==> flow/design.v <==
module debounc_1 (
	clk,
	n_rst,
	din,
	dout
);
parameter T_20MS = 15'd20_000;  
input clk;
input n_rst;
input din;
output dout;
reg [14:0] cnt;
wire cnt_restart;
reg din_d1;
always @(posedge clk or negedge n_rst)
	if(!n_rst) begin
		din_d1 <= 1'b0;
	end
	else begin
		din_d1 <= din;
	end
assign cnt_restart = (din != din_d1)? 1'b1 : 1'b0;
always @(posedge clk or negedge n_rst)
	if(!n_rst) begin
		cnt <= 15'h0000;
	end
	else begin
		cnt <= (cnt_restart == 1'b1)? T_20MS :
			   (cnt > 15'h0000)? cnt - 15'h0001 : cnt;
	end
reg dout_rdy;
always @(posedge clk or negedge n_rst)
	if(!n_rst) begin
		dout_rdy <= 1'b0;
	end
	else begin
		dout_rdy <= ((cnt == 15'h0000) && (cnt_restart == 1'b0))? din : dout_rdy;
	end	
assign dout = dout_rdy;
endmodule
module debounc_2 (
	clk,
	n_rst,
	din,
	dout
);
parameter T_20MS = 15'd20_000;  
input clk;
input n_rst;
input din;
output dout;
reg [14:0] cnt;
wire cnt_restart;
reg din_d1;
always @(posedge clk or negedge n_rst)
	if(!n_rst) begin
		din_d1 <= 1'b0;
	end
	else begin
		din_d1 <= din;
	end
assign cnt_restart = (din != din_d1)? 1'b1 : 1'b0;
always @(posedge clk or negedge n_rst)
	if(!n_rst) begin
		cnt <= 15'h0000;
	end
	else begin
		 cnt <= ((cnt_restart == 1'b1) && (cnt == 15'h0000))? T_20MS :
            (cnt > 15'h0000)? cnt - 15'h0001 : cnt;
	end
reg dout_rdy;
always @(posedge clk or negedge n_rst)
   if(!n_rst) begin
      dout_rdy <= 1'b0;
   end
   else begin
      dout_rdy <= (cnt == T_20MS)? din_d1 : dout_rdy;
   end   assign dout = dout_rdy;
endmodule
module debounc_3 (
	clk,
	n_rst,
	din,
	dout
);
parameter T_20MS = 15'd20_000;  
input clk;
input n_rst;
input din;
output dout;
reg [14:0] cnt;
wire cnt_restart;
reg din_d1;
always @(posedge clk or negedge n_rst)
	if(!n_rst) begin
		din_d1 <= 1'b0;
	end
	else begin
		din_d1 <= din;
	end
assign cnt_restart = (din != din_d1)? 1'b1 : 1'b0;
always @(posedge clk or negedge n_rst)
	if(!n_rst) begin
		cnt <= 15'h0000;
	end
	else begin
		 cnt <= ((cnt_restart == 1'b1) && (cnt == 15'h0000))? T_20MS :
            (cnt > 15'h0000)? cnt - 15'h0001 : cnt;
	end
reg dout_rdy;
always @(posedge clk or negedge n_rst)
	if(!n_rst) begin
		dout_rdy <= 1'b0;
	end
	else begin
		dout_rdy <= ((cnt == 15'h0000) && (cnt_restart == 1'b0))? din : dout_rdy;
	end	
assign dout = dout_rdy;
endmodule
module edge_det_p(
    clk,
    n_rst,
    b0,
    b0_on
);
input clk;
input n_rst;
input b0;
output b0_on;
reg b0_d1;
reg b0_d2;
wire b0_on;
always @(posedge clk or negedge n_rst)  
if(!n_rst) begin
    b0_d1 <= 1'b0;
    b0_d2 <= 1'b0;
end
else begin
    b0_d1 <= b0;
    b0_d2 <= b0_d1;
end
assign b0_on = (b0_d1 && !b0_d2) ? 1'b1 : 1'b0;  
endmodule
module led(
  clk,
  n_rst,
  din,
  dout
  );
input clk;
input n_rst;
input din;
output reg dout;
parameter T_1S = 20'd1_000_000; 
reg [19:0] counter; 
reg din_prev; 
always @(posedge clk or negedge n_rst) begin
  if (!n_rst) begin
    counter <= 0;
    dout <= 0;
    din_prev <= 0;
  end 
  else begin
    if (din != din_prev) begin
      counter <= 0;  
      dout <= 1;  
    end 
    else if (counter >= T_1S) begin
      dout <= 0;
      counter <= counter;  
    end 
    else begin
      counter <= counter + 1;  
    end
    din_prev <= din;  
  end
end
endmodule
module doorlock_hdl(
  clk,
  n_rst,
  bt,
  btstar,
  led
);
input clk;
input n_rst;
input [9:0] bt;
input btstar;
output led;
parameter S_IDLE = 3'h0;
parameter S_FIRST = 3'h1;
parameter S_SEC = 3'h2;
parameter S_LAST = 3'h3;
parameter S_OPEN = 3'h4;
parameter S_FAKE = 3'h5;
wire bt_any;
reg [2:0] c_state, n_state;
always @(posedge clk or negedge n_rst)
  if(!n_rst) begin
    c_state <= S_IDLE;
  end
  else begin
    c_state <= n_state;
  end
assign bt_any = (bt == 10'h000)? 1'b0 : 1'b1;
always @(c_state or bt or btstar or bt_any)
  case (c_state)
    S_IDLE : begin
      n_state = (bt[1] == 1'b1)? S_FIRST : c_state;
    end
    S_FIRST : begin
      n_state = (bt[2] == 1'b1)? S_SEC : ((btstar == 1'b1) || (bt_any == 1'b1))? S_IDLE : c_state;
    end
    S_SEC : begin
      n_state = (bt[7] == 1'b1)? S_LAST : (btstar == 1'b1) ? S_IDLE : (bt_any == 1'b1) ? S_FAKE : c_state;
    end
    S_LAST : begin
      n_state = (btstar == 1'b1)? S_OPEN : (bt[7] == 1'b1) ? c_state : (bt_any == 1'b1)? S_FAKE : c_state;
    end
    S_OPEN : begin
      n_state = S_IDLE;
    end
    S_FAKE : begin
      n_state = (bt[7] == 1'b1) ? S_LAST : (btstar == 1'b1) ? S_IDLE : c_state;
    end
    default : begin
      n_state = S_IDLE;
    end
  endcase
assign led = (c_state == S_OPEN)? 1'b1 : 1'b0;
endmodule
module bd_if(
  clk,
  n_rst,
  bt_i,
  btstar_i,
  led_i,
  bt_o,
  btstar_o,
  led_o
  );
parameter T_1S = 20'd1_000_000;
parameter T_20MS = 15'd20_000;
input clk;
input n_rst;
input [9:0] bt_i;
input btstar_i;
input led_i;
output [9:0] bt_o;
output btstar_o;
output led_o;
wire [9:0] dwire;
debounc_1 #(.T_20MS(T_20MS)) u_debounc0(
  .clk(clk),
  .n_rst(n_rst),
  .din(bt_i[0]),
  .dout(dwire[0])
);
edge_det_p u_edgedet_p0 (
  .clk(clk),
  .n_rst(n_rst),
  .b0(dwire[0]),
  .b0_on(bt_o[0])
  );
debounc_1 #(.T_20MS(T_20MS)) u_debounc1(
  .clk(clk),
  .n_rst(n_rst),
  .din(bt_i[1]),
  .dout(dwire[1])
);
edge_det_p u_edgedet_p1 (
  .clk(clk),
  .n_rst(n_rst),
  .b0(dwire[1]),
  .b0_on(bt_o[1])
  );
debounc_2 #(.T_20MS(T_20MS)) u_debounc2(
  .clk(clk),
  .n_rst(n_rst),
  .din(bt_i[2]),
  .dout(dwire[2])
);
edge_det_p u_edgedet_p2 (
  .clk(clk),
  .n_rst(n_rst),
  .b0(dwire[2]),
  .b0_on(bt_o[2])
  );
debounc_2 #(.T_20MS(T_20MS)) u_debounc3(
  .clk(clk),
  .n_rst(n_rst),
  .din(bt_i[3]),
  .dout(dwire[3])
);
edge_det_p u_edgedet_p3 (
  .clk(clk),
  .n_rst(n_rst),
  .b0(dwire[3]),
  .b0_on(bt_o[3])
  );
debounc_2 #(.T_20MS(T_20MS)) u_debounc4(
  .clk(clk),
  .n_rst(n_rst),
  .din(bt_i[4]),
  .dout(dwire[4])
);
edge_det_p u_edgedet_p4 (
  .clk(clk),
  .n_rst(n_rst),
  .b0(dwire[4]),
  .b0_on(bt_o[4])
  );
debounc_2 #(.T_20MS(T_20MS)) u_debounc5(
  .clk(clk),
  .n_rst(n_rst),
  .din(bt_i[5]),
  .dout(dwire[5])
);
edge_det_p u_edgedet_p5 (
  .clk(clk),
  .n_rst(n_rst),
  .b0(dwire[5]),
  .b0_on(bt_o[5])
  );
debounc_3 #(.T_20MS(T_20MS)) u_debounc6(
  .clk(clk),
  .n_rst(n_rst),
  .din(bt_i[6]),
  .dout(dwire[6])
);
edge_det_p u_edgedet_p6 (
  .clk(clk),
  .n_rst(n_rst),
  .b0(dwire[6]),
  .b0_on(bt_o[6])
  );
debounc_3 #(.T_20MS(T_20MS)) u_debounc7(
  .clk(clk),
  .n_rst(n_rst),
  .din(bt_i[7]),
  .dout(dwire[7])
);
edge_det_p u_edgedet_p7(
  .clk(clk),
  .n_rst(n_rst),
  .b0(dwire[7]),
  .b0_on(bt_o[7])
  );
debounc_3 #(.T_20MS(T_20MS)) u_debounc8(
  .clk(clk),
  .n_rst(n_rst),
  .din(bt_i[8]),
  .dout(dwire[8])
);
edge_det_p u_edgedet_p8 (
  .clk(clk),
  .n_rst(n_rst),
  .b0(dwire[8]),
  .b0_on(bt_o[8])
  );
debounc_3 #(.T_20MS(T_20MS)) u_debounc9(
  .clk(clk),
  .n_rst(n_rst),
  .din(bt_i[9]),
  .dout(dwire[9])
);
edge_det_p u_edgedet_p9 (
  .clk(clk),
  .n_rst(n_rst),
  .b0(dwire[9]),
  .b0_on(bt_o[9])
  );
edge_det_p u_edgedet_pstar (
  .clk(clk),
  .n_rst(n_rst),
  .b0(~btstar_i),
  .b0_on(btstar_o)
  );
led #(.T_1S(T_1S)) u_led(
  .clk(clk),
  .n_rst(n_rst),
  .din(led_i),
  .dout(led_o)
);
endmodule
module top(
	clk,
	n_rst,
	bt,
	btstar,
	led
);
parameter T_1S = 20'd1_000_000;  
parameter T_20MS = 15'd20_000;  
input clk;
input n_rst;
input [9:0] bt;
input btstar;
output led;
wire [9:0] bt_w;
wire btstar_w;
wire led_w;
bd_if #(
	.T_1S(T_1S),
	.T_20MS(T_20MS)
) u_bd_if(
    .clk(clk),
    .n_rst(n_rst),
    .bt_i(bt),
    .btstar_i(btstar),
    .led_i(led_w),
    .bt_o(bt_w),
    .btstar_o(btstar_w),
    .led_o(led)
);
doorlock_hdl u_doorlock(
    .clk(clk),
    .n_rst(n_rst),
    .bt(bt_w),
    .btstar(btstar_w),
    .led(led_w)
);
endmodule
# == From RTL to reports: top ==
# Tool output for the design above, in the order of the flow.
# Line numbers count from 1 in the design file above.
# Operators carry their Yosys type and port widths (W data, S select, Z words).
# Library cell names are shortened.
# The mark -- stands for no value.
# design
top_module,top
clock_port,clk
cell_library,sky130hd
corner,tt_025C_1v80

# == After elaboration ==
# Source: Yosys, flattened and elaborated, memories not mapped. Widths are those after wreduce. Registers that Yosys merges into a memory's read port (data or address) are not register bits. Print and check cells do not count. Equal cells are merged and count once.
# word_totals
register_bits,217
latchBits,0
ramBits,0
mem_bits_ro,0
clocked_rd_ports_x_width,0
mem_count,0
out_inout_bits,1
# op_classes
addsub,11
multipliers,0
div,0
cmp,11
eq_ne,25
shift,0
mux,58
bitwise,7
n_reduce_logical,61
# op_table
operator,count
$mux W15,20
$sub A15 B1 Y15 const B,10
$gt A15 B1 Y1 const B,10
$logic_not A15 Y1,10
$eq A15 B15 Y1 const B,4
$mux W20,2
$mux W3,10
$logic_and A1 B1 Y1,25
$mux W1,25
$reduce_bool A2 Y1,11
$add A20 B1 Y20 const B,1
$ge A20 B20 Y1 const B,1
$pmux W3 S5,1
$ne A1 B1 Y1,11
$logic_not A1 Y1,11
$logic_not A10 Y1,1
$not A1 Y1,7
$eq A3 B2 Y1 const B,2
$eq A3 B3 Y1 const B,2
$ne A3 B3 Y1 const B,2
$ne A2 B2 Y1 const B,2
$reduce_and A4 Y1,1
$eq A3 B1 Y1 const B,1
$ne A3 B2 Y1 const B,1
$logic_not A3 Y1,1
$logic_or A1 B1 Y1,1

# == Longest topological paths ==
# Yosys ltp: most cells in a row. Word level: on the elaborated netlist, between registers, memories and ports. Mapped: between sequential cells and ports; inverters and the memories' decode and read muxes count.
# depth
ltp_word,9
abc_area,1
ltp_mapped,10
depth_no_buf,10

# == After synthesis ==
# The flow's flattened synthesis, as Yosys stat reports it; memories are mapped. The netlist is that of the ABC_AREA named above (0 if unset); the other value can give another one.
# mapped
cells,1584
mapped_area_um2,11939.0
flip_flops,220
# by_type
cell,count,type_area_um2
dfrtp_1,219,5.48E+03
nand2_1,388,1.46E+03
nor2_1,260,975.936
inv_1,230,863.328
nand3_1,135,675.648
xor2_1,31,271.51
o21ai_0,54,270.259
nand4_1,37,231.472
ha_1,16,200.192
xnor2_1,21,183.926
nor2_2,23,143.888
nor3_1,28,140.134
nand3b_1,16,120.115
a21oi_1,23,115.11
nor3_2,7,70.067
or2_2,11,68.816
nand3_2,6,60.058
o21ai_1,10,50.048
# Other cell types: 31; their cells: 69.

# == Path before layout ==
# OpenSTA on the mapped netlist: ideal clock, no wires. The path of least setup slack (recovery checks aside). Input and output delay are each 20% of the period. Register names are those of the netlist, which keeps one name where synthesis merged equal registers.
# synth_timing
kind,input to register
startpoint,input bt[0]
endpoint,register u_bd_if.u_debounc0.cnt[1]
period_ps,10000
arrival_time_ps,2769
slack_ps,7157
path_delay_ps,843
path_stages,8
n_path_buf,0
period_less_setup_slack_ps,2843
# "path_delay_ps" = arrival - input delay + setup time.
# "path_stages": output pins that drive a net of the path, with the launching flip-flop's if there is one; two outputs of one cell count as two.
# "period_less_setup_slack_ps" = period - worst setup slack (recovery checks aside). The figure is calculated, with input and output delays left at 20% of the set period.
# Between the ends stands the longest chain of elaborated cells between them, by number of cells; it is not shown to be the way that was timed. Of several equally long chains one is given.
# Each line given opens the expression or statement behind the cell; cells for indexed reads and writes are added by Yosys, which also makes memories of some case tables.
# synth_between
path_cell_list,nand2_1 > inv_1 > or2_2 > inv_2 > nor2_8 > inv_2 > nand2_1 > o21ai_2
elab_chain_cells,3
cone_cells,4
classes_between,1 x eq/ne; 2 x mux; 1 x reduce/logical
# synth_lines
item,line_no,text
start: declaration,398,input [9:0] bt;
$ne A1 B1 Y1,22,assign cnt_restart = (din != din_d1)? 1'b1 : 1'b0;
$mux W1,22,
$mux W15,28,cnt <= (cnt_restart == 1'b1)? T_20MS :
end: assignment,25,cnt <= 15'h0000;
end: assignment,28,
end: declaration,12,reg [14:0] cnt;

# == Worst path after layout ==
# Path of least setup slack in the final report of entry A (OpenROAD, finished layout, wires in). Where an end is a register, its clock arrival counts in the times.
# The report prints the path's times to 10 ps; the period is as set.
# layout_timing
kind,input to register
startpoint,input bt[1]
endpoint,register u_bd_if.u_debounc1.cnt[7]
period_ps,5150
arrival_time_ps,2860
slack_ps,2640
path_stages,7
n_path_buf,1
# Between the ends stands the longest chain of elaborated cells between them, by number of cells; it is not shown to be the way that was timed. Of several equally long chains one is given.
# layout_between
path_cell_list,clkdlybuf4s50_1 > nand2_1 > inv_1 > or2_0 > nand3_2 > inv_1 > nor3_1
elab_chain_cells,3
cone_cells,4
classes_between,1 x eq/ne; 2 x mux; 1 x reduce/logical
# layout_lines
item,line_no,text
start: declaration,398,input [9:0] bt;
$ne A1 B1 Y1,22,assign cnt_restart = (din != din_d1)? 1'b1 : 1'b0;
$mux W1,22,
$mux W15,28,cnt <= (cnt_restart == 1'b1)? T_20MS :
end: assignment,25,cnt <= 15'h0000;
end: assignment,28,
end: declaration,12,reg [14:0] cnt;

# Flow measurements of top on sky130hd: 5 stored runs with different settings, listed in no order. Input and output delays are each 20% of the period that was set; the output load is 0.01 pF.
# "achieved_clock_period_ps": clock period set for the run, less the worst setup slack. It is reckoned from that one timing run; input and output delays stay at 20% of the period that was set.
# "totalPower_uw": no workload was simulated; the value follows from the tool's default switching activity.
# A setting shown as -- is not set for that run.
run name,ABC_AREA,CAP_MARGIN,CORE_MARGIN,CTS_CLUSTER_DIAMETER,CTS_CLUSTER_SIZE,GPL_TIMING_DRIVEN,HOLD_SLACK_MARGIN,SETUP_SLACK_MARGIN,period_ns,CORE_UTILIZATION,SLEW_MARGIN,MAX_ROUTING_LAYER,MIN_ROUTING_LAYER,post_route_util_pct,setup_tns_ps,finish.stdcell_area_um2,post_synth_area_um2,achieved_clock_period_ps,total_die_area_um2,timing.setup.ws_ps,totalPower_uw
entry A,1,35,7,192,28,1,-0.04,-0.18,5.15,40,20,--,--,43.6,0,12852.3,11939.0,2512,34881.2,2638,2969
entry B,--,20,2,--,--,--,--,--,3.44,54,20,--,--,62.3,0,11693.7,10364.9,2613,20319.1,827,6088
entry C,--,5,6,--,--,--,-0.01,0.24,3.06,40,20,met4,met2,47.2,0,11907.7,10364.9,2620,29920.4,440,7035
entry D,--,10,6,--,--,--,-0.01,0.24,2.33,40,20,met4,--,50.1,0,12649.6,10364.9,2319,29920.4,11,9083
entry E,--,20,7,226,--,0,--,--,10.0,40,20,--,--,46.8,0,11860.1,10364.9,3450,30616.3,6550,2145
